==> flow/design.v <==
module rom
(
     clk_i
    ,rst_i
    ,pc_i
    ,w_rom_data_i
    ,w_rom_addr_i
    ,en_w_rom_i
    ,inst_o
);
    input clk_i;
    input rst_i;
    input [15:0] pc_i;
    input [31:0] w_rom_data_i;
    input [15:0] w_rom_addr_i;
    input en_w_rom_i; 
    output reg [31:0] inst_o;
reg [31:0] ROM[31:0];
integer row;
always @(posedge clk_i) begin
    if (rst_i == 1'b1) begin
        inst_o <= 32'b00010001010000000000000000000000;
        for(row = 0; row <= 31; row = row + 1)
            ROM[row] <= 32'b00010001010000000000000000000000;
    end
    else if (en_w_rom_i == 1'b1) begin
        inst_o <= 32'b00010001000000000000000000000000;
        ROM[w_rom_addr_i[4:0]] <= w_rom_data_i;
    end
    else begin
        inst_o <= ROM[pc_i[4:0]];
    end
end
endmodule
module ram
(
     clk_i
    ,rst_i
    ,en_w_ram_i
    ,w_ram_data_i
    ,w_ram_addr_i
    ,r_ram_addr_i
    ,r_ram_data_o
);
    input clk_i;
    input rst_i;
    input en_w_ram_i;
    input [7:0] w_ram_data_i;
    input [15:0] w_ram_addr_i;
    input [15:0] r_ram_addr_i;
    output reg [7:0] r_ram_data_o;
reg [7:0] RAM[31:0];
integer row;
always @(posedge clk_i) begin
    if (rst_i == 1'b1) begin
        r_ram_data_o <= 0;
        for(row = 0; row <= 31; row = row + 1)
            RAM[row] <= 0;
    end
    else if (en_w_ram_i == 1'b1) begin
        r_ram_data_o <= 0;
        RAM[w_ram_addr_i[4:0]] <= w_ram_data_i;
    end
    else begin
        r_ram_data_o <= RAM[r_ram_addr_i[4:0]];
    end
end
endmodule
module register
(
     clk_i
    ,rst_i
    ,en_w_reg_i
    ,w_reg_data_1_i
    ,w_reg_data_2_i
    ,w_reg_addr_1_i
    ,w_reg_addr_2_i
    ,r_reg_addr_1_i
    ,r_reg_addr_2_i
    ,r_reg_addr_3_i
    ,r_reg_addr_4_i
    ,r_reg_data_1_o
    ,r_reg_data_2_o
    ,r_reg_data_3_o
    ,r_reg_data_4_o
    ,reg_watcher_o
);
    input clk_i;
    input rst_i;
    input en_w_reg_i;
    input [7:0] w_reg_data_1_i;
    input [7:0] w_reg_data_2_i;
    input [4:0] w_reg_addr_1_i;
    input [4:0] w_reg_addr_2_i;
    input [4:0] r_reg_addr_1_i;
    input [4:0] r_reg_addr_2_i;
    input [4:0] r_reg_addr_3_i;
    input [4:0] r_reg_addr_4_i;
    output reg [7:0] r_reg_data_1_o;
    output reg [7:0] r_reg_data_2_o;
    output reg [7:0] r_reg_data_3_o;
    output reg [7:0] r_reg_data_4_o;
    output wire [7:0] reg_watcher_o;
reg [7:0] REG[31:0];  
integer row;
always @(posedge clk_i) begin
    if (rst_i == 1'b1) begin
        r_reg_data_1_o <= 0;
        r_reg_data_2_o <= 0;
        r_reg_data_3_o <= 0;
        r_reg_data_4_o <= 0;
        for(row = 0; row <= 31; row = row + 1)
            REG[row] <= 0;
    end
    else if (en_w_reg_i == 1'b1) begin
        r_reg_data_1_o <= 0;
        r_reg_data_2_o <= 0;
        r_reg_data_3_o <= 0;
        r_reg_data_4_o <= 0;
        REG[w_reg_addr_1_i] <= w_reg_data_1_i;
        REG[w_reg_addr_2_i] <= w_reg_data_2_i;
    end
    else begin
        r_reg_data_1_o <= REG[r_reg_addr_1_i];
        r_reg_data_2_o <= REG[r_reg_addr_2_i];
        r_reg_data_3_o <= REG[r_reg_addr_3_i];
        r_reg_data_4_o <= REG[r_reg_addr_4_i];
    end
end
assign reg_watcher_o = REG[5'd22];
endmodule
module inst_mode
(
     clk_i
    ,rst_i
    ,mode_sel_i
    ,imm_inst_i
    ,rom_inst_i
    ,inst_o
);
    input clk_i;
    input rst_i;
    input mode_sel_i;
    input [31:0] imm_inst_i;
    input [31:0] rom_inst_i;
    output [31:0] inst_o;
reg [1:0] bubble_counter;
always @(posedge clk_i) begin
    if (rst_i == 1'b1) begin
        bubble_counter <= 0;
    end
    else if(mode_sel_i == 1'b1) begin
        if (bubble_counter == 3) begin
            bubble_counter <= 0;
        end
        else begin
            bubble_counter <= bubble_counter + 1;
        end
    end
    else begin
        bubble_counter <= 0;
    end
end
assign inst_o = (bubble_counter == 0)?((mode_sel_i)?rom_inst_i:imm_inst_i):32'b00010001000000000000000000000000;
endmodule
module decode
(
     inst_i
    ,alu_o
    ,pc_o
    ,reg_o
    ,imm_o
    ,mem_o
    ,reg_addr_1_o
    ,reg_addr_2_o
    ,reg_addr_3_o
    ,reg_addr_4_o
    ,ram_addr_o
    ,imm_data_1_o
    ,imm_data_2_o
    ,npu_ram_addr_o
    ,npu_w_reg_addr_o
);
    input [31:0] inst_i;
    output [7:0] alu_o;
    output [1:0] pc_o;
    output [1:0] reg_o;
    output imm_o;
    output mem_o;
    output [4:0] reg_addr_1_o;
    output [4:0] reg_addr_2_o;
    output [4:0] reg_addr_3_o;
    output [4:0] reg_addr_4_o;
    output [15:0] ram_addr_o;
    output [7:0] imm_data_1_o;
    output [7:0] imm_data_2_o;
    output [7:0] npu_ram_addr_o;
    output [4:0] npu_w_reg_addr_o;
function [4:0] reg_addr_1;
    input [31:0] inst_i;
    case(inst_i[19])
        1'b1: begin
            case(inst_i[31:24])
                8'b00000001: reg_addr_1 = inst_i[9:5];
                8'b00000010: reg_addr_1 = inst_i[9:5];
                8'b00000101: reg_addr_1 = inst_i[9:5];
                8'b00000110: reg_addr_1 = inst_i[9:5];
                8'b00000111: reg_addr_1 = inst_i[9:5];
                8'b00001000: reg_addr_1 = inst_i[9:5];
                8'b00001001: reg_addr_1 = inst_i[9:5];
                8'b00001010: reg_addr_1 = inst_i[9:5];
                default: reg_addr_1 = 8'b00000000;
            endcase
        end
        1'b0: begin
            case(inst_i[31:24])
                8'b00000001: reg_addr_1 = inst_i[17:13];
                8'b00000010: reg_addr_1 = inst_i[17:13];
                8'b00000011: reg_addr_1 = inst_i[17:13];
                8'b00000100: reg_addr_1 = inst_i[17:13];
                8'b00000101: reg_addr_1 = inst_i[17:13];
                8'b00000110: reg_addr_1 = inst_i[17:13];
                8'b00000111: reg_addr_1 = inst_i[17:13];
                8'b00001000: reg_addr_1 = inst_i[17:13];
                8'b00001001: reg_addr_1 = inst_i[17:13];
                8'b00001010: reg_addr_1 = inst_i[17:13];            
                8'b00001011: reg_addr_1 = inst_i[17:13];
                8'b00001101: reg_addr_1 = inst_i[17:13];
                8'b00001110: reg_addr_1 = inst_i[17:13];
                8'b00001111: reg_addr_1 = inst_i[17:13];
                8'b00010000: reg_addr_1 = inst_i[17:13];
                8'b00010001: reg_addr_1 = 8'b00000000;
                8'b00010010:  reg_addr_1 = 5'd27;
                default: reg_addr_1 = 8'b00000000;
            endcase
        end
        default: reg_addr_1 = 8'b00000000;
    endcase
endfunction
function [4:0] reg_addr_2;
    input [31:0] inst_i;
    case(inst_i[19])
        1'b1: begin
            case(inst_i[31:24])
                8'b00000001: reg_addr_2 = inst_i[4:0];
                8'b00000010: reg_addr_2 = inst_i[4:0];
                8'b00000101: reg_addr_2 = inst_i[4:0];
                8'b00000110: reg_addr_2 = inst_i[4:0];
                8'b00001000: reg_addr_2 = inst_i[4:0];
                8'b00001001: reg_addr_2 = inst_i[4:0];
                default: reg_addr_2 = 8'b00000000;
            endcase
        end
        1'b0: begin
            case(inst_i[31:24])
                8'b00000001: reg_addr_2 = inst_i[12:8];
                8'b00000010: reg_addr_2 = inst_i[12:8];
                8'b00000011: reg_addr_2 = inst_i[12:8];
                8'b00000100: reg_addr_2 = inst_i[12:8];
                8'b00000101: reg_addr_2 = inst_i[12:8];
                8'b00000110: reg_addr_2 = inst_i[12:8];
                8'b00000111: reg_addr_2 = inst_i[12:8];
                8'b00001000: reg_addr_2 = inst_i[12:8];
                8'b00001001: reg_addr_2 = inst_i[12:8];
                8'b00001010: reg_addr_2 = inst_i[12:8];            
                8'b00001011: reg_addr_2 = inst_i[12:8];
                8'b00001101: reg_addr_2 = inst_i[12:8];
                8'b00001110: reg_addr_2 = inst_i[12:8];
                8'b00001111: reg_addr_2 = inst_i[12:8];
                8'b00010000: reg_addr_2 = inst_i[12:8];
                8'b00010001: reg_addr_2 = 8'b00000000;
                default: reg_addr_2 = 8'b00000000;
            endcase
        end
        default: reg_addr_2 = 8'b00000000;
    endcase
endfunction
function [4:0] reg_addr_3;
    input [31:0] inst_i;
    case(inst_i[19])
        1'b1: begin
            case(inst_i[31:24])
                default: reg_addr_3 = 8'b00000000;
            endcase
        end
        1'b0: begin
            case(inst_i[31:24])
                8'b00000001: reg_addr_3 = inst_i[7:3];
                8'b00000010: reg_addr_3 = inst_i[7:3];
                8'b00000011: reg_addr_3 = inst_i[7:3];
                8'b00000100: reg_addr_3 = 5'd24;
                8'b00000101: reg_addr_3 = inst_i[7:3];
                8'b00000110: reg_addr_3 = inst_i[7:3];
                8'b00001000: reg_addr_3 = inst_i[7:3];
                8'b00001001: reg_addr_3 = inst_i[7:3];           
                8'b00001011: reg_addr_3 = inst_i[7:3];
                8'b00001110: reg_addr_3 = 5'd30;
                8'b00001111: reg_addr_3 = 5'd30;
                8'b00010000: reg_addr_3 = inst_i[7:3];
                8'b00010001: reg_addr_3 = 8'b00000000;
                default: reg_addr_3 = 8'b00000000;
            endcase
        end
        default: reg_addr_3 = 8'b00000000;
    endcase
endfunction
function [4:0] reg_addr_4;
    input [31:0] inst_i;
    case(inst_i[19])
        1'b1: begin
            case(inst_i[31:24])
                default: reg_addr_4 = 8'b00000000;
            endcase
        end
        1'b0: begin
            case(inst_i[31:24])
                8'b00000100: reg_addr_4 = 5'd23;
                8'b00001110: reg_addr_4 = 5'd29;
                8'b00001111: reg_addr_4 = 5'd29;
                8'b00010001: reg_addr_4 = 8'b00000000;
                default: reg_addr_4 = 8'b00000000;
            endcase
        end
        default: reg_addr_4 = 8'b00000000;
    endcase
endfunction
function [7:0] imm_data_1;
    input [31:0]inst_i;
    case(inst_i[19])
        1'b1: begin
            case(inst_i[31:24])
                8'b00000001: imm_data_1 = inst_i[17:10];
                8'b00000010: imm_data_1 = inst_i[17:10];
                8'b00000101: imm_data_1 = inst_i[17:10];
                8'b00000110: imm_data_1 = inst_i[17:10];
                8'b00000111: imm_data_1 = inst_i[17:10];
                8'b00001000: imm_data_1 = inst_i[17:10];
                8'b00001001: imm_data_1 = inst_i[17:10];
                8'b00001010: imm_data_1 = inst_i[17:10];
                8'b00001100: imm_data_1 = inst_i[17:10];
                default: imm_data_1 = 8'b00000000;
            endcase
        end
        1'b0: begin
            case(inst_i[31:24])
                default: imm_data_1 = 8'b00000000;
            endcase
        end
        default: imm_data_1 = 8'b00000000;
    endcase
endfunction
function [7:0] imm_data_2;
    input [31:0]inst_i;
    case(inst_i[19])
        1'b1: begin
            case(inst_i[31:24])
                8'b00001100: imm_data_2 = inst_i[9:2];
                default: imm_data_2 = 8'b00000000;
            endcase
        end
        1'b0: begin
            case(inst_i[31:24])
                default: imm_data_2 = 8'b00000000;
            endcase
        end
        default: imm_data_2 = 8'b00000000;
    endcase
endfunction
assign alu_o = inst_i[31:24];
assign pc_o = inst_i[23:22];
assign reg_o = inst_i[21:20];
assign imm_o = inst_i[19];
assign mem_o = inst_i[18];
assign reg_addr_1_o = reg_addr_1(inst_i);
assign reg_addr_2_o = reg_addr_2(inst_i);
assign reg_addr_3_o = reg_addr_3(inst_i);
assign reg_addr_4_o = reg_addr_4(inst_i);
assign ram_addr_o = (alu_o == 8'b00001100)?inst_i[17:2]:8'b00000000;
assign imm_data_1_o = imm_data_1(inst_i);
assign imm_data_2_o = imm_data_2(inst_i);
assign npu_ram_addr_o = inst_i[17:10];
assign npu_w_reg_addr_o = inst_i[9:5];
endmodule
module inst_buffer
(
     clk_i
    ,rst_i
    ,alu_i
    ,pc_i
    ,reg_i
    ,imm_i
    ,mem_i
    ,reg_addr_1_i
    ,reg_addr_2_i
    ,reg_addr_3_i
    ,reg_addr_4_i
    ,ram_addr_i
    ,imm_data_1_i
    ,imm_data_2_i
    ,npu_ram_addr_i
    ,npu_w_reg_addr_i
    ,alu_o
    ,pc_o
    ,reg_o
    ,imm_o
    ,mem_o
    ,reg_addr_1_o
    ,reg_addr_2_o
    ,reg_addr_3_o
    ,reg_addr_4_o
    ,ram_addr_o
    ,imm_data_1_o
    ,imm_data_2_o
    ,npu_ram_addr_o
    ,npu_w_reg_addr_o
);
    input clk_i;
    input rst_i;
    input [7:0] alu_i;
    input [1:0] pc_i;
    input [1:0] reg_i;
    input imm_i;
    input mem_i;
    input [4:0] reg_addr_1_i;
    input [4:0] reg_addr_2_i;
    input [4:0] reg_addr_3_i;
    input [4:0] reg_addr_4_i;
    input [15:0] ram_addr_i;
    input [7:0] imm_data_1_i;
    input [7:0] imm_data_2_i;
    input [7:0] npu_ram_addr_i;
    input [4:0] npu_w_reg_addr_i;
    output reg [7:0] alu_o;
    output reg [1:0] pc_o;
    output reg [1:0] reg_o;
    output reg imm_o;
    output reg mem_o;
    output reg [4:0] reg_addr_1_o;
    output reg [4:0] reg_addr_2_o;
    output reg [4:0] reg_addr_3_o;
    output reg [4:0] reg_addr_4_o;
    output reg [15:0] ram_addr_o;
    output reg [7:0] imm_data_1_o;
    output reg [7:0] imm_data_2_o;
    output reg [7:0] npu_ram_addr_o;
    output reg [4:0] npu_w_reg_addr_o;
always @(posedge clk_i) begin
    if (rst_i == 1'b1) begin
        alu_o <= 0;
        pc_o <= 0;
        reg_o <= 0;
        imm_o <= 0;
        mem_o <= 0;
        reg_addr_1_o <= 0;
        reg_addr_2_o <= 0;
        reg_addr_3_o <= 0;
        reg_addr_4_o <= 0;
        ram_addr_o <= 0;
        npu_ram_addr_o <= 0;
        npu_w_reg_addr_o <= 0;
    end
    else begin
        alu_o <= alu_i;
        pc_o <= pc_i;
        reg_o <= reg_i;
        imm_o <= imm_i;
        mem_o <= mem_i;
        reg_addr_1_o <= reg_addr_1_i;
        reg_addr_2_o <= reg_addr_2_i;
        reg_addr_3_o <= reg_addr_3_i;
        reg_addr_4_o <= reg_addr_4_i;
        ram_addr_o <= ram_addr_i;
        imm_data_1_o <= imm_data_1_i;
        imm_data_2_o <= imm_data_2_i;
        npu_ram_addr_o <= npu_ram_addr_i;
        npu_w_reg_addr_o <= npu_w_reg_addr_i;
    end
end
endmodule
module alu
(
     clk_i
    ,rst_i
    ,mode_sel_i
    ,alu_i
    ,pc_i
    ,reg_i
    ,imm_i
    ,mem_i
    ,reg_addr_1_i
    ,reg_addr_2_i
    ,reg_addr_3_i
    ,reg_addr_4_i
    ,ram_addr_i
    ,imm_data_1_i
    ,imm_data_2_i
    ,r_ram_data_i
    ,r_reg_data_1_i
    ,r_reg_data_2_i
    ,r_reg_data_3_i
    ,r_reg_data_4_i
    ,r_pc_data_i
    ,en_w_reg_o
    ,en_w_ram_o
    ,w_ram_data_o
    ,w_ram_addr_o
    ,w_reg_data_1_o
    ,w_reg_data_2_o
    ,w_reg_addr_1_o
    ,w_reg_addr_2_o
    ,w_pc_data_o
);
    input clk_i;
    input rst_i;
    input mode_sel_i;
    input [7:0] alu_i;
    input [1:0] pc_i;
    input [1:0] reg_i;
    input imm_i;
    input mem_i;
    input [4:0] reg_addr_1_i;
    input [4:0] reg_addr_2_i;
    input [4:0] reg_addr_3_i;
    input [4:0] reg_addr_4_i;
    input [15:0] ram_addr_i;
    input [7:0] imm_data_1_i;
    input [7:0] imm_data_2_i;
    input [7:0] r_ram_data_i;
    input [7:0] r_reg_data_1_i;
    input [7:0] r_reg_data_2_i;
    input [7:0] r_reg_data_3_i;
    input [7:0] r_reg_data_4_i;
    input [15:0] r_pc_data_i;
    output reg en_w_reg_o;
    output reg en_w_ram_o;
    output reg [7:0] w_ram_data_o;
    output reg [15:0] w_ram_addr_o;
    output reg [7:0] w_reg_data_1_o;
    output reg [7:0] w_reg_data_2_o;
    output reg [4:0] w_reg_addr_1_o;
    output reg [4:0] w_reg_addr_2_o;
    output reg [15:0] w_pc_data_o;
wire [15:0] mul_imm_rslt;
wire [15:0] mul_reg_rslt;
wire [15:0] div_rslt;
assign mul_imm_rslt = r_reg_data_1_i * imm_data_1_i;
assign mul_reg_rslt = r_reg_data_1_i * r_reg_data_2_i;
assign div_rslt = ({r_reg_data_1_i, r_reg_data_2_i} == 16'd0) ? 16'hFFFF :
                  {r_reg_data_3_i, r_reg_data_4_i}/{r_reg_data_1_i, r_reg_data_2_i};
always @(posedge clk_i) begin
    if (rst_i == 1'b1) begin
        en_w_reg_o <= 0;
        en_w_ram_o <= 0;
        w_ram_data_o <= 0;
        w_ram_addr_o <= 0;
        w_reg_data_1_o <= 0;
        w_reg_data_2_o <= 0;
        w_reg_addr_1_o <= 0;
        w_reg_addr_2_o <= 0;
        w_pc_data_o <= 0;
    end
    else begin
        case(alu_i)
            8'b00000001: begin
                if (imm_i == 1'b1) begin
                    if (imm_data_1_i[7] == 1 && r_reg_data_1_i[7] == 1) begin
                        w_reg_addr_1_o <= reg_addr_2_i;
                        w_reg_addr_2_o <= 5'd26;
                        w_reg_data_1_o <= imm_data_1_i + r_reg_data_1_i;
                        w_reg_data_2_o <= 8'b11111111;
                    end
                    else begin
                        w_reg_addr_1_o <= reg_addr_2_i;
                        w_reg_addr_2_o <= 5'd26;
                        w_reg_data_1_o <= imm_data_1_i + r_reg_data_1_i;
                        w_reg_data_2_o <= 8'b00000000;
                    end
                end
                else begin
                    if (r_reg_data_2_i[7] == 1 && r_reg_data_1_i[7] == 1) begin
                        w_reg_addr_1_o <= reg_addr_3_i;
                        w_reg_addr_2_o <= 5'd26;
                        w_reg_data_1_o <= r_reg_data_2_i + r_reg_data_1_i;
                        w_reg_data_2_o <= 8'b11111111;
                    end
                    else begin
                        w_reg_addr_1_o <= reg_addr_3_i;
                        w_reg_addr_2_o <= 5'd26;
                        w_reg_data_1_o <= r_reg_data_2_i + r_reg_data_1_i;
                        w_reg_data_2_o <= 8'b00000000;
                    end
                end
                en_w_reg_o <= 1;
                en_w_ram_o <= 0;
                w_ram_data_o <= 0;
                w_ram_addr_o <= 0;
                if (mode_sel_i == 1'b0) begin
                    w_pc_data_o <= r_pc_data_i;
                end
                else begin
                    if (r_pc_data_i >= 31) begin
                        w_pc_data_o <= 0;
                    end
                    else begin
                        w_pc_data_o <= r_pc_data_i + 1;
                    end
                end
            end
            8'b00000010: begin
                if (imm_i == 1'b1) begin
                    w_reg_addr_1_o <= reg_addr_2_i;
                    w_reg_addr_2_o <= 5'd25;
                    w_reg_data_1_o <= r_reg_data_1_i - imm_data_1_i;
                    if (imm_data_1_i <= r_reg_data_1_i) begin
                        w_reg_data_2_o <= 8'b00000000;
                    end
                    else begin
                        w_reg_data_2_o <= 8'b11111111;
                    end
                end
                else begin
                    w_reg_addr_1_o <= reg_addr_3_i;
                    w_reg_addr_2_o <= 5'd25;
                    w_reg_data_1_o <= r_reg_data_1_i - r_reg_data_2_i;
                    if (r_reg_data_2_i <= r_reg_data_1_i) begin
                        w_reg_data_2_o <= 8'b00000000;
                    end
                    else begin
                        w_reg_data_2_o <= 8'b11111111;
                    end
                end
                en_w_reg_o <= 1;
                en_w_ram_o <= 0;
                w_ram_data_o <= 0;
                w_ram_addr_o <= 0;
                if (mode_sel_i == 1'b0) begin
                    w_pc_data_o <= r_pc_data_i;
                end
                else begin
                    if (r_pc_data_i >= 31) begin
                        w_pc_data_o <= 0;
                    end
                    else begin
                        w_pc_data_o <= r_pc_data_i + 1;
                    end
                end
            end
            8'b00000011: begin
                if (imm_i == 1'b1) begin
                    w_reg_addr_1_o <= 5'd24;
                    w_reg_addr_2_o <= 5'd23;
                    w_reg_data_1_o <= mul_imm_rslt[15:8];
                    w_reg_data_2_o <= mul_imm_rslt[7:0];
                end
                else begin
                    w_reg_addr_1_o <= 5'd24;
                    w_reg_addr_2_o <= 5'd23;
                    w_reg_data_1_o <= mul_reg_rslt[15:8];
                    w_reg_data_2_o <= mul_reg_rslt[7:0];
                end
                en_w_reg_o <= 1;
                en_w_ram_o <= 0;
                w_ram_data_o <= 0;
                w_ram_addr_o <= 0;
                if (mode_sel_i == 1'b0) begin
                    w_pc_data_o <= r_pc_data_i;
                end
                else begin
                    if (r_pc_data_i >= 31) begin
                        w_pc_data_o <= 0;
                    end
                    else begin
                        w_pc_data_o <= r_pc_data_i + 1;
                    end
                end
            end
            8'b00000100: begin
                if (imm_i == 1'b1) begin
                    en_w_reg_o <= 0;
                    en_w_ram_o <= 0;
                    w_ram_data_o <= 0;
                    w_ram_addr_o <= 0;
                    w_reg_data_1_o <= 0;
                    w_reg_data_2_o <= 0;
                    w_reg_addr_1_o <= 0;
                    w_reg_addr_2_o <= 0;
                end
                else begin
                    w_reg_addr_1_o <= 5'd24;
                    w_reg_addr_2_o <= 5'd23;
                    w_reg_data_1_o <= div_rslt[15:8];
                    w_reg_data_2_o <= div_rslt[7:0];
                end
                en_w_reg_o <= 1;
                en_w_ram_o <= 0;
                w_ram_data_o <= 0;
                w_ram_addr_o <= 0;
                if (mode_sel_i == 1'b0) begin
                    w_pc_data_o <= r_pc_data_i;
                end
                else begin
                    if (r_pc_data_i >= 31) begin
                        w_pc_data_o <= 0;
                    end
                    else begin
                        w_pc_data_o <= r_pc_data_i + 1;
                    end
                end
            end
            8'b00000101: begin
                if (imm_i == 1'b1) begin
                    w_reg_addr_1_o <= reg_addr_2_i;
                    w_reg_data_1_o <= imm_data_1_i & r_reg_data_1_i;
                end
                else begin
                    w_reg_addr_1_o <= reg_addr_3_i;
                    w_reg_data_1_o <= r_reg_data_2_i & r_reg_data_1_i;
                end
                w_reg_addr_2_o <= 5'd0;
                w_reg_data_2_o <= 8'b00000000;
                en_w_reg_o <= 1;
                en_w_ram_o <= 0;
                w_ram_data_o <= 0;
                w_ram_addr_o <= 0;
                if (mode_sel_i == 1'b0) begin
                    w_pc_data_o <= r_pc_data_i;
                end
                else begin
                    if (r_pc_data_i >= 31) begin
                        w_pc_data_o <= 0;
                    end
                    else begin
                        w_pc_data_o <= r_pc_data_i + 1;
                    end
                end
            end
            8'b00000110: begin
                if (imm_i == 1'b1) begin
                    w_reg_addr_1_o <= reg_addr_2_i;
                    w_reg_data_1_o <= imm_data_1_i | r_reg_data_1_i;
                end
                else begin
                    w_reg_addr_1_o <= reg_addr_3_i;
                    w_reg_data_1_o <= r_reg_data_2_i | r_reg_data_1_i;
                end
                w_reg_addr_2_o <= 5'd0;
                w_reg_data_2_o <= 8'b00000000;
                en_w_reg_o <= 1;
                en_w_ram_o <= 0;
                w_ram_data_o <= 0;
                w_ram_addr_o <= 0;
                if (mode_sel_i == 1'b0) begin
                    w_pc_data_o <= r_pc_data_i;
                end
                else begin
                    if (r_pc_data_i >= 31) begin
                        w_pc_data_o <= 0;
                    end
                    else begin
                        w_pc_data_o <= r_pc_data_i + 1;
                    end
                end
            end
            8'b00000111: begin
                if (imm_i == 1'b1) begin
                    w_reg_addr_1_o <= reg_addr_1_i;
                    w_reg_data_1_o <= ~ imm_data_1_i;
                end
                else begin
                    w_reg_addr_1_o <= reg_addr_2_i;
                    w_reg_data_1_o <= ~ r_reg_data_1_i;
                end
                w_reg_addr_2_o <= 5'd0;
                w_reg_data_2_o <= 8'b00000000;
                en_w_reg_o <= 1;
                en_w_ram_o <= 0;
                w_ram_data_o <= 0;
                w_ram_addr_o <= 0;
                if (mode_sel_i == 1'b0) begin
                    w_pc_data_o <= r_pc_data_i;
                end
                else begin
                    if (r_pc_data_i >= 31) begin
                        w_pc_data_o <= 0;
                    end
                    else begin
                        w_pc_data_o <= r_pc_data_i + 1;
                    end
                end
            end
            8'b00001000: begin
                if (imm_i == 1'b1) begin
                    w_reg_addr_1_o <= reg_addr_2_i;
                    w_reg_data_1_o <= r_reg_data_1_i >> imm_data_1_i;
                end
                else begin
                    w_reg_addr_1_o <= reg_addr_3_i;
                    w_reg_data_1_o <= r_reg_data_1_i >> r_reg_data_2_i;
                end
                w_reg_addr_2_o <= 5'd0;
                w_reg_data_2_o <= 8'b00000000;
                en_w_reg_o <= 1;
                en_w_ram_o <= 0;
                w_ram_data_o <= 0;
                w_ram_addr_o <= 0;
                if (mode_sel_i == 1'b0) begin
                    w_pc_data_o <= r_pc_data_i;
                end
                else begin
                    if (r_pc_data_i >= 31) begin
                        w_pc_data_o <= 0;
                    end
                    else begin
                        w_pc_data_o <= r_pc_data_i + 1;
                    end
                end
            end
            8'b00001001: begin
                if (imm_i == 1'b1) begin
                    w_reg_addr_1_o <= reg_addr_2_i;
                    w_reg_data_1_o <= r_reg_data_1_i << imm_data_1_i;
                end
                else begin
                    w_reg_addr_1_o <= reg_addr_3_i;
                    w_reg_data_1_o <= r_reg_data_1_i << r_reg_data_2_i;
                end
                w_reg_addr_2_o <= 5'd0;
                w_reg_data_2_o <= 8'b00000000;
                en_w_reg_o <= 1;
                en_w_ram_o <= 0;
                w_ram_data_o <= 0;
                w_ram_addr_o <= 0;
                if (mode_sel_i == 1'b0) begin
                    w_pc_data_o <= r_pc_data_i;
                end
                else begin
                    if (r_pc_data_i >= 31) begin
                        w_pc_data_o <= 0;
                    end
                    else begin
                        w_pc_data_o <= r_pc_data_i + 1;
                    end
                end
            end
            8'b00001010: begin
                if (imm_i == 1'b1) begin
                    w_reg_addr_1_o <= reg_addr_1_i;
                    w_reg_data_1_o <= imm_data_1_i;
                end
                else begin
                    w_reg_addr_1_o <= reg_addr_2_i;
                    w_reg_data_1_o <= r_reg_data_1_i;
                end
                w_reg_addr_2_o <= 5'd0;
                w_reg_data_2_o <= 8'b00000000;
                en_w_reg_o <= 1;
                en_w_ram_o <= 0;
                w_ram_data_o <= 0;
                w_ram_addr_o <= 0;
                if (mode_sel_i == 1'b0) begin
                    w_pc_data_o <= r_pc_data_i;
                end
                else begin
                    if (r_pc_data_i >= 31) begin
                        w_pc_data_o <= 0;
                    end
                    else begin
                        w_pc_data_o <= r_pc_data_i + 1;
                    end
                end
            end
            8'b00001011: begin
                if (imm_i == 1'b1) begin
                    en_w_reg_o <= 0;
                    en_w_ram_o <= 0;
                    w_ram_data_o <= 0;
                    w_ram_addr_o <= 0;
                    w_reg_data_1_o <= 0;
                    w_reg_data_2_o <= 0;
                    w_reg_addr_1_o <= 0;
                    w_reg_addr_2_o <= 0;
                end
                else begin
                    w_reg_addr_1_o <= 5'd0;
                    w_reg_data_1_o <= 8'b00000000;
                    w_reg_addr_2_o <= 5'd0;
                    w_reg_data_2_o <= 8'b00000000;
                    en_w_reg_o <= 0;
                    en_w_ram_o <= 1;
                    w_ram_data_o <= r_reg_data_1_i;
                    w_ram_addr_o <= {r_reg_data_2_i,r_reg_data_3_i};
                end
                if (mode_sel_i == 1'b0) begin
                    w_pc_data_o <= r_pc_data_i;
                end
                else begin
                    if (r_pc_data_i >= 31) begin
                        w_pc_data_o <= 0;
                    end
                    else begin
                        w_pc_data_o <= r_pc_data_i + 1;
                    end
                end
            end
            8'b00001100: begin
                if (imm_i == 1'b1) begin
                    en_w_reg_o <= 1;
                    en_w_ram_o <= 0;
                    w_ram_data_o <= 0;
                    w_ram_addr_o <= 0;
                    w_reg_data_1_o <= r_ram_data_i;
                    w_reg_data_2_o <= 5'd0;
                    w_reg_addr_1_o <= 5'd28;
                    w_reg_addr_2_o <= 8'b00000000;
                end
                else begin
                    en_w_reg_o <= 0;
                    en_w_ram_o <= 0;
                    w_ram_data_o <= 0;
                    w_ram_addr_o <= 0;
                    w_reg_data_1_o <= 0;
                    w_reg_data_2_o <= 0;
                    w_reg_addr_1_o <= 0;
                    w_reg_addr_2_o <= 0;
                end
                if (mode_sel_i == 1'b0) begin
                    w_pc_data_o <= r_pc_data_i;
                end
                else begin
                    if (r_pc_data_i >= 31) begin
                        w_pc_data_o <= 0;
                    end
                    else begin
                        w_pc_data_o <= r_pc_data_i + 1;
                    end
                end
            end
            8'b00001101: begin
                if (imm_i == 1'b1) begin
                    en_w_reg_o <= 0;
                    en_w_ram_o <= 0;
                    w_ram_data_o <= 0;
                    w_ram_addr_o <= 0;
                    w_reg_data_1_o <= 0;
                    w_reg_data_2_o <= 0;
                    w_reg_addr_1_o <= 0;
                    w_reg_addr_2_o <= 0;
                    w_pc_data_o <= r_pc_data_i + 1;
                end
                else begin
                    w_pc_data_o <= {r_reg_data_1_i,r_reg_data_2_i};
                end
            end
            8'b00001110: begin
                if (imm_i == 1'b1) begin
                    en_w_reg_o <= 0;
                    en_w_ram_o <= 0;
                    w_ram_data_o <= 0;
                    w_ram_addr_o <= 0;
                    w_reg_data_1_o <= 0;
                    w_reg_data_2_o <= 0;
                    w_reg_addr_1_o <= 0;
                    w_reg_addr_2_o <= 0;
                    w_pc_data_o <= r_pc_data_i + 1;
                end
                else begin
                    if (r_reg_data_1_i == r_reg_data_2_i) begin
                        w_pc_data_o <= {r_reg_data_3_i,r_reg_data_4_i};
                    end
                    else begin
                        w_pc_data_o <= r_pc_data_i + 1;
                    end
                end
            end
            8'b00001111: begin
                if (imm_i == 1'b1) begin
                    en_w_reg_o <= 0;
                    en_w_ram_o <= 0;
                    w_ram_data_o <= 0;
                    w_ram_addr_o <= 0;
                    w_reg_data_1_o <= 0;
                    w_reg_data_2_o <= 0;
                    w_reg_addr_1_o <= 0;
                    w_reg_addr_2_o <= 0;
                    w_pc_data_o <= r_pc_data_i + 1;
                end
                else begin
                    if (r_reg_data_1_i != r_reg_data_2_i) begin
                        w_pc_data_o <= {r_reg_data_3_i,r_reg_data_4_i};
                    end
                    else begin
                        w_pc_data_o <= r_pc_data_i + 1;
                    end
                end
            end
            8'b00010000: begin
                if (imm_i == 1'b1) begin
                    en_w_reg_o <= 0;
                    w_reg_data_1_o <= 0;
                    w_reg_data_2_o <= 0;
                    w_reg_addr_1_o <= 0;
                    w_reg_addr_2_o <= 0;
                end
                else begin
                    en_w_reg_o <= 1;
                    w_reg_data_1_o <= (r_reg_data_1_i > r_reg_data_2_i)?r_reg_data_1_i:r_reg_data_2_i;
                    w_reg_data_2_o <= (r_reg_data_1_i > r_reg_data_2_i)?8'b11111111:8'b00000000;
                    w_reg_addr_1_o <= r_reg_data_3_i;
                    w_reg_addr_2_o <= 5'd31;
                end
                en_w_ram_o <= 0;
                w_ram_data_o <= 0;
                w_ram_addr_o <= 0;
                if (mode_sel_i == 1'b0) begin
                    w_pc_data_o <= r_pc_data_i;
                end
                else begin
                    if (r_pc_data_i >= 31) begin
                        w_pc_data_o <= 0;
                    end
                    else begin
                        w_pc_data_o <= r_pc_data_i + 1;
                    end
                end
            end
            8'b00010001: begin
                en_w_ram_o <= 0;
                en_w_reg_o <= 0;
                w_ram_data_o <= 0;
                w_ram_addr_o <= 0;
                w_reg_data_1_o <= 0;
                w_reg_data_2_o <= 0;
                w_reg_addr_1_o <= 0;
                w_reg_addr_2_o <= 0;
                if (pc_i == 2'b00 || pc_i == 2'b11 || mode_sel_i == 1'b0) begin
                    w_pc_data_o <= r_pc_data_i;
                end
                else begin
                    if (r_pc_data_i >= 31) begin
                        w_pc_data_o <= 0;
                    end
                    else begin
                        w_pc_data_o <= r_pc_data_i + 1;
                    end
                end
            end
            8'b00010010: begin  
                if (imm_i == 1'b1) begin
                    en_w_reg_o <= 0;
                    en_w_ram_o <= 0;
                    w_ram_data_o <= 0;
                    w_ram_addr_o <= 0;
                    w_reg_data_1_o <= 0;
                    w_reg_data_2_o <= 0;
                    w_reg_addr_1_o <= 0;
                    w_reg_addr_2_o <= 0;
                    if (mode_sel_i == 1'b0) begin
                        w_pc_data_o <= r_pc_data_i;
                    end
                    else begin
                        if (r_pc_data_i >= 31) begin
                            w_pc_data_o <= 0;
                        end
                        else begin
                            w_pc_data_o <= r_pc_data_i + 1;
                        end
                    end
                end
                else begin
                    en_w_reg_o <= 0;
                    en_w_ram_o <= 0;
                    w_ram_data_o <= 0;
                    w_ram_addr_o <= 0;
                    w_reg_data_1_o <= 0;
                    w_reg_data_2_o <= 0;
                    w_reg_addr_1_o <= 0;
                    w_reg_addr_2_o <= 0;
                    if (mode_sel_i == 1'b0) begin
                        w_pc_data_o <= r_pc_data_i;
                    end
                    else begin
                        if (r_pc_data_i >= 31) begin
                            w_pc_data_o <= 0;
                        end
                        else begin
                            w_pc_data_o <= r_pc_data_i + 1;
                        end
                    end
                end
            end
            default: begin
                en_w_ram_o <= 0;
                en_w_reg_o <= 0;
                w_ram_data_o <= 0;
                w_ram_addr_o <= 0;
                w_reg_data_1_o <= 0;
                w_reg_data_2_o <= 0;
                w_reg_addr_1_o <= 0;
                w_reg_addr_2_o <= 0;
                if (mode_sel_i == 1'b0) begin
                    w_pc_data_o <= r_pc_data_i;
                end
                else begin
                    if (r_pc_data_i >= 31) begin
                        w_pc_data_o <= 0;
                    end
                    else begin
                        w_pc_data_o <= r_pc_data_i + 1;
                    end
                end
            end
        endcase
    end
end
endmodule
module isc_cpu_top
(
     clk_i
    ,rst_i
    ,rst_rom_i
    ,mode_sel_i
    ,en_w_rom_i
    ,w_rom_addr_i
    ,w_rom_data_i
    ,instruction_i
    ,reg_watcher_o
    ,pc_o
    ,wb_en_o
    ,wb_addr_1_o
    ,wb_data_1_o
    ,wb_addr_2_o
    ,wb_data_2_o
);
    input clk_i;
    input rst_i;
    input rst_rom_i;
    input mode_sel_i;
    input en_w_rom_i;
    input [15:0] w_rom_addr_i;
    input [31:0] w_rom_data_i;
    input [31:0] instruction_i;
    output [7:0] reg_watcher_o;
    output [15:0] pc_o;
    output wb_en_o;
    output [4:0] wb_addr_1_o;
    output [7:0] wb_data_1_o;
    output [4:0] wb_addr_2_o;
    output [7:0] wb_data_2_o;
wire [15:0] pc_s30;
wire [1:0] pc_sgin_s12;
wire [1:0] pc_sgin_s23;
wire [31:0] rom_inst_s12;
wire [31:0] inst_s12;
wire [7:0] alu_s12;
wire [1:0] reg_s12;
wire imm_s12;
wire mem_s12;
wire [4:0] r_reg_addr_1_s12;
wire [4:0] r_reg_addr_2_s12;
wire [4:0] r_reg_addr_3_s12;
wire [4:0] r_reg_addr_4_s12;
wire [15:0] r_ram_addr_s12;
wire [7:0] imm_data_1_s12;
wire [7:0] imm_data_2_s12;
wire [7:0] npu_ram_addr_s12;
wire [4:0] npu_w_reg_addr_s12;
wire [7:0] alu_s23;
wire [1:0] reg_s23;
wire imm_s23;
wire mem_s23;
wire [4:0] r_reg_addr_1_s23;
wire [4:0] r_reg_addr_2_s23;
wire [4:0] r_reg_addr_3_s23;
wire [4:0] r_reg_addr_4_s23;
wire [15:0] r_ram_addr_s23;
wire [7:0] imm_data_1_s23;
wire [7:0] imm_data_2_s23;
wire [7:0] npu_ram_addr_s23;
wire [4:0] npu_w_reg_addr_s23;
wire [7:0] r_reg_data_1;
wire [7:0] r_reg_data_2;
wire [7:0] r_reg_data_3;
wire [7:0] r_reg_data_4;
wire [7:0] r_ram_data;
wire en_w_reg;
wire en_w_ram;
wire [7:0] w_ram_data;
wire [15:0] w_ram_addr;
wire [7:0] w_reg_data_1;
wire [7:0] w_reg_data_2;
wire [4:0] w_reg_addr_1;
wire [4:0] w_reg_addr_2;
rom rom(
     .clk_i(clk_i)
    ,.rst_i(rst_rom_i)
    ,.pc_i(pc_s30)
    ,.w_rom_data_i(w_rom_data_i)
    ,.w_rom_addr_i(w_rom_addr_i)
    ,.en_w_rom_i(en_w_rom_i)
    ,.inst_o(rom_inst_s12)
);
inst_mode inst_mode(
     .clk_i(clk_i)
    ,.rst_i(rst_i)
    ,.mode_sel_i(mode_sel_i)
    ,.imm_inst_i(instruction_i)
    ,.rom_inst_i(rom_inst_s12)
    ,.inst_o(inst_s12)
);
decode decode(
     .inst_i(inst_s12)
    ,.alu_o(alu_s12)
    ,.pc_o(pc_sgin_s12)
    ,.reg_o(reg_s12)
    ,.imm_o(imm_s12)
    ,.mem_o(mem_s12)
    ,.reg_addr_1_o(r_reg_addr_1_s12)
    ,.reg_addr_2_o(r_reg_addr_2_s12)
    ,.reg_addr_3_o(r_reg_addr_3_s12)
    ,.reg_addr_4_o(r_reg_addr_4_s12)
    ,.ram_addr_o(r_ram_addr_s12)
    ,.imm_data_1_o(imm_data_1_s12)
    ,.imm_data_2_o(imm_data_2_s12)
    ,.npu_ram_addr_o(npu_ram_addr_s12)
    ,.npu_w_reg_addr_o(npu_w_reg_addr_s12)
);
ram ram(
     .clk_i(clk_i)
    ,.rst_i(rst_i)
    ,.en_w_ram_i(en_w_ram)
    ,.w_ram_data_i(w_ram_data)
    ,.w_ram_addr_i(w_ram_addr)
    ,.r_ram_addr_i(r_ram_addr_s12)
    ,.r_ram_data_o(r_ram_data)
);
register register(
     .clk_i(clk_i)
    ,.rst_i(rst_i)
    ,.en_w_reg_i(en_w_reg)
    ,.w_reg_data_1_i(w_reg_data_1)
    ,.w_reg_data_2_i(w_reg_data_2)
    ,.w_reg_addr_1_i(w_reg_addr_1)
    ,.w_reg_addr_2_i(w_reg_addr_2)
    ,.r_reg_addr_1_i(r_reg_addr_1_s12)
    ,.r_reg_addr_2_i(r_reg_addr_2_s12)
    ,.r_reg_addr_3_i(r_reg_addr_3_s12)
    ,.r_reg_addr_4_i(r_reg_addr_4_s12)
    ,.r_reg_data_1_o(r_reg_data_1)
    ,.r_reg_data_2_o(r_reg_data_2)
    ,.r_reg_data_3_o(r_reg_data_3)
    ,.r_reg_data_4_o(r_reg_data_4)
    ,.reg_watcher_o(reg_watcher_o)
);
inst_buffer inst_buffer(
     .clk_i(clk_i)
    ,.rst_i(rst_i)
    ,.alu_i(alu_s12)
    ,.pc_i(pc_sgin_s12)
    ,.reg_i(reg_s12)
    ,.imm_i(imm_s12)
    ,.mem_i(mem_s12)
    ,.reg_addr_1_i(r_reg_addr_1_s12)
    ,.reg_addr_2_i(r_reg_addr_2_s12)
    ,.reg_addr_3_i(r_reg_addr_3_s12)
    ,.reg_addr_4_i(r_reg_addr_4_s12)
    ,.ram_addr_i(r_ram_addr_s12)
    ,.imm_data_1_i(imm_data_1_s12)
    ,.imm_data_2_i(imm_data_2_s12)
    ,.npu_ram_addr_i(npu_ram_addr_s12)
    ,.npu_w_reg_addr_i(npu_w_reg_addr_s12)
    ,.alu_o(alu_s23)
    ,.pc_o(pc_sgin_s23)
    ,.reg_o(reg_s23)
    ,.imm_o(imm_s23)
    ,.mem_o(mem_s23)
    ,.reg_addr_1_o(r_reg_addr_1_s23)
    ,.reg_addr_2_o(r_reg_addr_2_s23)
    ,.reg_addr_3_o(r_reg_addr_3_s23)
    ,.reg_addr_4_o(r_reg_addr_4_s23)
    ,.ram_addr_o(r_ram_addr_s23)
    ,.imm_data_1_o(imm_data_1_s23)
    ,.imm_data_2_o(imm_data_2_s23)
    ,.npu_ram_addr_o(npu_ram_addr_s23)
    ,.npu_w_reg_addr_o(npu_w_reg_addr_s23)
);
alu alu(
     .clk_i(clk_i)
    ,.rst_i(rst_i)
    ,.mode_sel_i(mode_sel_i)
    ,.alu_i(alu_s23)
    ,.pc_i(pc_sgin_s23)
    ,.reg_i(reg_s23)
    ,.imm_i(imm_s23)
    ,.mem_i(mem_s23)
    ,.reg_addr_1_i(r_reg_addr_1_s23)
    ,.reg_addr_2_i(r_reg_addr_2_s23)
    ,.reg_addr_3_i(r_reg_addr_3_s23)
    ,.reg_addr_4_i(r_reg_addr_4_s23)
    ,.ram_addr_i(r_ram_addr_s23)
    ,.imm_data_1_i(imm_data_1_s23)
    ,.imm_data_2_i(imm_data_2_s23)
    ,.r_ram_data_i(r_ram_data)
    ,.r_reg_data_1_i(r_reg_data_1)
    ,.r_reg_data_2_i(r_reg_data_2)
    ,.r_reg_data_3_i(r_reg_data_3)
    ,.r_reg_data_4_i(r_reg_data_4)
    ,.r_pc_data_i(pc_s30)
    ,.en_w_reg_o(en_w_reg)
    ,.en_w_ram_o(en_w_ram)
    ,.w_ram_data_o(w_ram_data)
    ,.w_ram_addr_o(w_ram_addr)
    ,.w_reg_data_1_o(w_reg_data_1)
    ,.w_reg_data_2_o(w_reg_data_2)
    ,.w_reg_addr_1_o(w_reg_addr_1)
    ,.w_reg_addr_2_o(w_reg_addr_2)
    ,.w_pc_data_o(pc_s30)
);
assign pc_o = pc_s30;
assign wb_en_o = en_w_reg;
assign wb_addr_1_o = w_reg_addr_1;
assign wb_data_1_o = w_reg_data_1;
assign wb_addr_2_o = w_reg_addr_2;
assign wb_data_2_o = w_reg_data_2;
endmodule
## Step by step through the tools: isc_cpu_top

The steps from the RTL of isc_cpu_top to its reports follow in flow order.
Lines are those of the file above, counted from 1.
Not given: -

- Top module: isc_cpu_top
- Clock input: clk_i
- Library: sky130hd
- Corner: tt_025C_1v80

## Word level

Counts by Yosys on the flattened word-level netlist (proc, flatten, opt, wreduce; memories kept). Print and check cells are left out.
Yosys's memory passes give these memory sizes; they may raise the number of words (mostly to a power of two), join words into wider ones and drop unused or constant bits.

- Latch bits: 0
- Memory bits (read-only): 0
- Flip-flop bits (word level): 125
- Memory cells: 3
- RAM bits: 1536
- Input port bits: 85

- Muxes and demuxes: 98
- Magnitude comparators: 4
- Bitwise gates (word level): 9
- Shift-type cells: 4
- Divide/modulo/power cells: 1
- Equal/unequal tests: 40
- Add/sub/neg operators: 6
- Multipliers: 2
- Reductions and logical operators: 24

Memories:

| memory | words | width | line | source |
|---|---|---|---|---|
| rom.ROM | 32 | 32 | 18 | `reg [31:0] ROM[31:0];` |
| ram.RAM | 32 | 8 | 52 | `reg [7:0] RAM[31:0];` |
| register.REG | 32 | 8 | 104 | `reg [7:0] REG[31:0];` |

Operators by type and width:

| kind | count |
|---|---|
| divider 16 x 16 -> 16 bit | 1 |
| multiplier 8 x 8 -> 16 bit | 2 |
| 2-to-1 mux 8 bit | 32 |
| 2-to-1 mux 16 bit | 9 |
| equality test 8 x 4 -> 1 bit with constant B | 16 |
| 2-to-1 mux 32 bit | 4 |
| 2-to-1 mux 5 bit | 24 |
| case mux 8 bit (select 13 bit) | 1 |
| case mux 5 bit (select 2 bit) | 7 |
| equality test 8 x 3 -> 1 bit with constant B | 8 |
| case mux 16 bit (select 4 bit) | 1 |
| case mux 8 bit (select 6 bit) | 1 |
| case mux 5 bit (select 7 bit) | 1 |
| equality test 8 x 2 -> 1 bit with constant B | 4 |
| equality test 8 x 5 -> 1 bit with constant B | 4 |
| case mux 8 bit (select 2 bit) | 2 |
| case mux 5 bit (select 6 bit) | 1 |
| 2-to-1 mux 23 bit | 1 |
| OR reduction 9 bit | 2 |
| adder 16 x 1 -> 16 bit with constant B | 1 |
| greater-or-equal comparator 16 x 5 -> 1 bit with constant B | 1 |
| zero test 16 bit | 1 |
| equality test 8 x 1 -> 1 bit with constant B | 2 |
| adder 8 bit | 2 |
| subtractor 8 bit | 2 |
| less-or-equal comparator 8 bit | 2 |
| bitwise AND 8 bit | 2 |
| OR 8 bit | 2 |

Not listed: further kinds 26, cells in them 52.

## Logic depth

Longest topological path by Yosys (ltp), each cell counted once; first at word level (registers and memories cut), then after technology mapping (sequential cells cut; the memories' decode and read muxes count).

- Depth in word-level cells: 7
- ABC_AREA: 0
- Gate-level depth with buffers: 138

## Synthesis result

Source: synth_stat.txt of the flow (Yosys; design flattened, memories mapped). It holds for the ABC_AREA given above (unset counts as 0); a run with the other value may have another netlist.

Cell types:

| cell | count | total area (sq um) |
|---|---|---|
| sky130_fd_sc_hd__edfxtp_1 | 1448 | 4.35E+04 |
| sky130_fd_sc_hd__and2_1 | 1114 | 6.97E+03 |
| sky130_fd_sc_hd__mux4_2 | 295 | 6.64E+03 |
| sky130_fd_sc_hd__mux2i_1 | 429 | 4.29E+03 |
| sky130_fd_sc_hd__ha_1 | 260 | 3253.12 |
| sky130_fd_sc_hd__dfxtp_1 | 159 | 3.18E+03 |
| sky130_fd_sc_hd__a22o_1 | 280 | 2.45E+03 |
| sky130_fd_sc_hd__nand2_1 | 576 | 2.16E+03 |
| sky130_fd_sc_hd__clkbuf_1 | 545 | 2.05E+03 |
| sky130_fd_sc_hd__fa_1 | 75 | 1501.44 |
| sky130_fd_sc_hd__nor2_1 | 396 | 1.49E+03 |
| sky130_fd_sc_hd__nand3_1 | 220 | 1.1E+03 |
| sky130_fd_sc_hd__or3_1 | 165 | 1032.24 |
| sky130_fd_sc_hd__o21ai_0 | 184 | 920.883 |
| sky130_fd_sc_hd__a21oi_1 | 171 | 855.821 |
| sky130_fd_sc_hd__a211oi_1 | 104 | 780.749 |
| sky130_fd_sc_hd__inv_1 | 185 | 694.416 |
| sky130_fd_sc_hd__mux2_2 | 58 | 653.126 |

Other cell types: 72; their cells: 1223.

- Chip area (Yosys): 0.0921709 sq mm
- Flip-flop cells: 1607
- Mapped cells: 7887
- Buffers: 650

The figures by module come from a second, unflattened synthesis with its own total; it is not the netlist above.

- Cells (unflattened synthesis): 7750
- Area (unflattened synthesis): 0.1010369 sq mm

Rows give one instance, submodules left out.

By module:

| module | area (sq mm) | cells | instances |
|---|---|---|---|
| rom | 0.0471227 | 2880 | 1 |
| register | 0.0204246 | 1387 | 1 |
| alu | 0.0172803 | 2327 | 1 |
| ram | 0.0122593 | 789 | 1 |
| inst_buffer | 0.0023447 | 150 | 1 |
| decode | 0.0009071 | 138 | 1 |
| inst_mode | 0.0006982 | 79 | 1 |
| isc_cpu_top | 0 | 0 | 1 |

## Path before layout

Source: OpenSTA report_checks on the synthesized netlist (no wires, ideal clock, input and output delay 20% of the period each), path of least setup slack; recovery checks are left aside. Register names are those of the netlist, which keeps one name where synthesis merged equal registers.

- Path type: register -> register
- Start point: register register.r_reg_data_2_o[0]
- End point: register alu.w_reg_data_2_o[0]
- Period: 40.0 ns
- Slack: 12.716 ns
- Arrival time: 27.127 ns
- Library setup time: 0.157 ns
- Path buffers: 10
- Data required time: 39.843 ns
- Delay of the path: 27.284 ns
- Driving pins on the path: 125
- Synthesis period reached: 27.284 ns

"delay of the path" is the arrival time less input delay plus setup time.
"driving pins on the path": output pins that drive a net of the path, with the launching flip-flop's if there is one; two outputs of one cell count as two.
"synthesis period reached" is the clock period less the worst setup slack; recovery checks do not enter. This is arithmetic on one report: input and output delays are still those of the set period (20% each).
Between the ends stands the longest chain of elaborated cells between them, by number of cells; it is not shown to be the way that was timed. Of several equally long chains one is given.
A line is the first line of the expression or statement that the cell stems from. Yosys adds cells for indexed reads and writes and turns some case tables into memories.
At most two assigning lines are given for a register; there are more.

- Cells stage by stage: sky130_fd_sc_hd__dfxtp_1 -> sky130_fd_sc_hd__clkinv_1 -> sky130_fd_sc_hd__ha_1 -> sky130_fd_sc_hd__nor4b_1 -> sky130_fd_sc_hd__o21bai_1 -> sky130_fd_sc_hd__o21ai_0 -> sky130_fd_sc_hd__ha_1 -> sky130_fd_sc_hd__o21a_1 -> sky130_fd_sc_hd__o21a_1 -> sky130_fd_sc_hd__nand2_1 -> sky130_fd_sc_hd__mux2_2 -> sky130_fd_sc_hd__ha_1 -> sky130_fd_sc_hd__or4b_2 -> sky130_fd_sc_hd__a21oi_1 -> sky130_fd_sc_hd__o21ai_0 -> sky130_fd_sc_hd__a21boi_0 -> sky130_fd_sc_hd__ha_1 -> sky130_fd_sc_hd__o21ai_0 -> [... 89 more ...] -> sky130_fd_sc_hd__nand3_1 -> sky130_fd_sc_hd__nand4_1 -> sky130_fd_sc_hd__a31oi_1 -> sky130_fd_sc_hd__and2_1 -> sky130_fd_sc_hd__o21ai_1 -> sky130_fd_sc_hd__nand2_1 -> sky130_fd_sc_hd__o21a_1 -> sky130_fd_sc_hd__ha_1 -> sky130_fd_sc_hd__a21o_1 -> sky130_fd_sc_hd__a21o_1 -> sky130_fd_sc_hd__a21o_1 -> sky130_fd_sc_hd__a21oi_1 -> sky130_fd_sc_hd__nor2b_1 -> sky130_fd_sc_hd__o21ai_0 -> sky130_fd_sc_hd__nand2_1 -> sky130_fd_sc_hd__nor3_1 -> sky130_fd_sc_hd__a21o_1 -> sky130_fd_sc_hd__a31oi_1
- Length of the longest elaborated chain: 4

Ends and longest elaborated chain, after synthesis:

| item | line | source |
|---|---|---|
| from (decl) | 100 | `output reg [7:0] r_reg_data_2_o;` |
| divider 16 x 16 -> 16 bit | 549 | `{r_reg_data_3_i, r_reg_data_4_i}/{r_reg_data_1_i, r_reg_data_2_i};` |
| 2-to-1 mux 16 bit | 548 | `assign div_rslt = ({r_reg_data_1_i, r_reg_data_2_i} == 16'd0) ? 16'hFFFF :` |
| 2-to-1 mux 8 bit | 678 | `if (imm_i == 1'b1) begin` |
| case mux 8 bit (select 6 bit) | 563 | `case(alu_i)` |
| to (assign) | 653 | `w_reg_data_2_o <= mul_imm_rslt[7:0];` |
| to (assign) | 659 | `w_reg_data_2_o <= mul_reg_rslt[7:0];` |
| to (decl) | 539 | `output reg [7:0] w_reg_data_2_o;` |

## Path in the finished layout

Path of least setup slack in the final report of run A (OpenROAD, finished layout, wires in). Where an end is a register, its clock arrival counts in the times.

- Path type: register -> register
- Start point: register register.r_reg_data_1_o[6]
- End point: register alu.w_reg_data_2_o[0]
- Data required time: 40.69 ns
- Arrival time: 33.69 ns
- Period: 40.0 ns
- Path buffers: 3
- Driving pins on the path: 115
- Library setup time: 0.14 ns
- Slack: 7.00 ns

Between the ends stands the longest chain of elaborated cells between them, by number of cells; it is not shown to be the way that was timed. Of several equally long chains one is given.
At most two assigning lines are given for a register; there are more.

- Cells stage by stage: sky130_fd_sc_hd__dfxtp_1 -> sky130_fd_sc_hd__buf_4 -> sky130_fd_sc_hd__nor4_1 -> sky130_fd_sc_hd__nand3_1 -> sky130_fd_sc_hd__o21ai_0 -> sky130_fd_sc_hd__o21ai_0 -> sky130_fd_sc_hd__ha_1 -> sky130_fd_sc_hd__o21a_1 -> sky130_fd_sc_hd__o21a_1 -> sky130_fd_sc_hd__nand2_1 -> sky130_fd_sc_hd__mux2_2 -> sky130_fd_sc_hd__ha_1 -> sky130_fd_sc_hd__or4b_2 -> sky130_fd_sc_hd__a21oi_1 -> sky130_fd_sc_hd__o21ai_0 -> sky130_fd_sc_hd__a21boi_0 -> sky130_fd_sc_hd__ha_1 -> sky130_fd_sc_hd__o21ai_0 -> [... 79 more ...] -> sky130_fd_sc_hd__nand3_1 -> sky130_fd_sc_hd__nand4_1 -> sky130_fd_sc_hd__a31oi_1 -> sky130_fd_sc_hd__and2_1 -> sky130_fd_sc_hd__o21ai_1 -> sky130_fd_sc_hd__nand2_1 -> sky130_fd_sc_hd__o21a_1 -> sky130_fd_sc_hd__ha_1 -> sky130_fd_sc_hd__a21o_1 -> sky130_fd_sc_hd__a21o_1 -> sky130_fd_sc_hd__a21o_1 -> sky130_fd_sc_hd__a21oi_1 -> sky130_fd_sc_hd__nor2b_1 -> sky130_fd_sc_hd__o21ai_0 -> sky130_fd_sc_hd__nand2_1 -> sky130_fd_sc_hd__nor3_1 -> sky130_fd_sc_hd__a21o_1 -> sky130_fd_sc_hd__a31oi_1
- Length of the longest elaborated chain: 4

Ends and longest elaborated chain, after layout:

| item | line | source |
|---|---|---|
| from (decl) | 99 | `output reg [7:0] r_reg_data_1_o;` |
| divider 16 x 16 -> 16 bit | 549 | `{r_reg_data_3_i, r_reg_data_4_i}/{r_reg_data_1_i, r_reg_data_2_i};` |
| 2-to-1 mux 16 bit | 548 | `assign div_rslt = ({r_reg_data_1_i, r_reg_data_2_i} == 16'd0) ? 16'hFFFF :` |
| 2-to-1 mux 8 bit | 678 | `if (imm_i == 1'b1) begin` |
| case mux 8 bit (select 6 bit) | 563 | `case(alu_i)` |
| to (assign) | 653 | `w_reg_data_2_o <= mul_imm_rslt[7:0];` |
| to (assign) | 659 | `w_reg_data_2_o <= mul_reg_rslt[7:0];` |
| to (decl) | 539 | `output reg [7:0] w_reg_data_2_o;` |

Design isc_cpu_top on sky130hd. What follows are 4 stored runs of the flow, each under its own settings; their order means nothing. The constraints put input and output delay at 20% of the set period each and load the outputs with 0.01 pF.
"clock period reached" means the clock period less the worst setup slack. The figure is calculated, with input and output delays left at 20% of the set period.
"time used up by the worst setup path": the worst setup path's part of the clock period (all of it between registers, 20% less for each end at a port) less its slack. A launch clock that arrives late makes it longer, a capture clock that arrives late makes it shorter.

### Run A

Settings: `CORE_ASPECT_RATIO=1.02`, `CORE_MARGIN=8`, `CTS_CLUSTER_SIZE=67`, `HOLD_SLACK_MARGIN=0.06`, `SETUP_SLACK_MARGIN=-1.46`, `period_ns=40.0`, `CAP_MARGIN=20`, `CORE_UTILIZATION=40`, `SLEW_MARGIN=20`

- Area of the synthesized netlist: 0.0921709 sq mm
- Die area: 0.246045 sq mm
- Standard-cell area after routing: 0.101836 sq mm
- Post-layout utilization: 0.443
- Smallest setup slack: 7.004 ns
- Total negative setup slack: 0.000 ns
- Worst-case hold slack: 0.462 ns
- Clock period reached: 32.996 ns
- Time used up by the worst setup path: 33.00 ns
- Critical path kind: register -> register

### Run B

Settings: `ABC_AREA=0`, `CAP_MARGIN=30`, `CELL_PAD_IN_SITES_DETAIL_PLACEMENT=1`, `CELL_PAD_IN_SITES_GLOBAL_PLACEMENT=2`, `CORE_MARGIN=8`, `CORE_UTILIZATION=40`, `CTS_CLUSTER_DIAMETER=67`, `CTS_CLUSTER_SIZE=58`, `GPL_TIMING_DRIVEN=0`, `MIN_ROUTING_LAYER=met1`, `PLACE_DENSITY_LB_ADDON=0.23`, `SETUP_SLACK_MARGIN=-2.0`, `SLEW_MARGIN=15`, `period_ns=59.7`

- Area of the synthesized netlist: 0.0921709 sq mm
- Die area: 0.246046 sq mm
- Standard-cell area after routing: 0.103074 sq mm
- Post-layout utilization: 0.449
- Smallest setup slack: 23.360 ns
- Total negative setup slack: 0.000 ns
- Worst-case hold slack: 0.478 ns
- Clock period reached: 36.340 ns
- Time used up by the worst setup path: 36.34 ns
- Critical path kind: register -> register

### Run C

Settings: `CORE_UTILIZATION=62`, `PLACE_DENSITY=0.6`, `period_ns=34.3`, `CAP_MARGIN=20`, `CORE_MARGIN=2`, `SLEW_MARGIN=20`

- Area of the synthesized netlist: 0.0921709 sq mm
- Die area: 0.151765 sq mm
- Standard-cell area after routing: 0.100052 sq mm
- Post-layout utilization: 0.678
- Smallest setup slack: 2.298 ns
- Total negative setup slack: 0.000 ns
- Worst-case hold slack: 0.457 ns
- Clock period reached: 32.002 ns
- Time used up by the worst setup path: 32.00 ns
- Critical path kind: register -> register

### Run D

Settings: `CORE_UTILIZATION=40`, `PLACE_DENSITY=0.6`, `period_ns=34.3`, `CAP_MARGIN=20`, `CORE_MARGIN=2`, `SLEW_MARGIN=20`

- Area of the synthesized netlist: 0.0921709 sq mm
- Die area: 0.234285 sq mm
- Standard-cell area after routing: 0.101815 sq mm
- Post-layout utilization: 0.444
- Smallest setup slack: 2.391 ns
- Total negative setup slack: 0.000 ns
- Worst-case hold slack: 0.458 ns
- Clock period reached: 31.909 ns
- Time used up by the worst setup path: 31.91 ns
- Critical path kind: register -> register
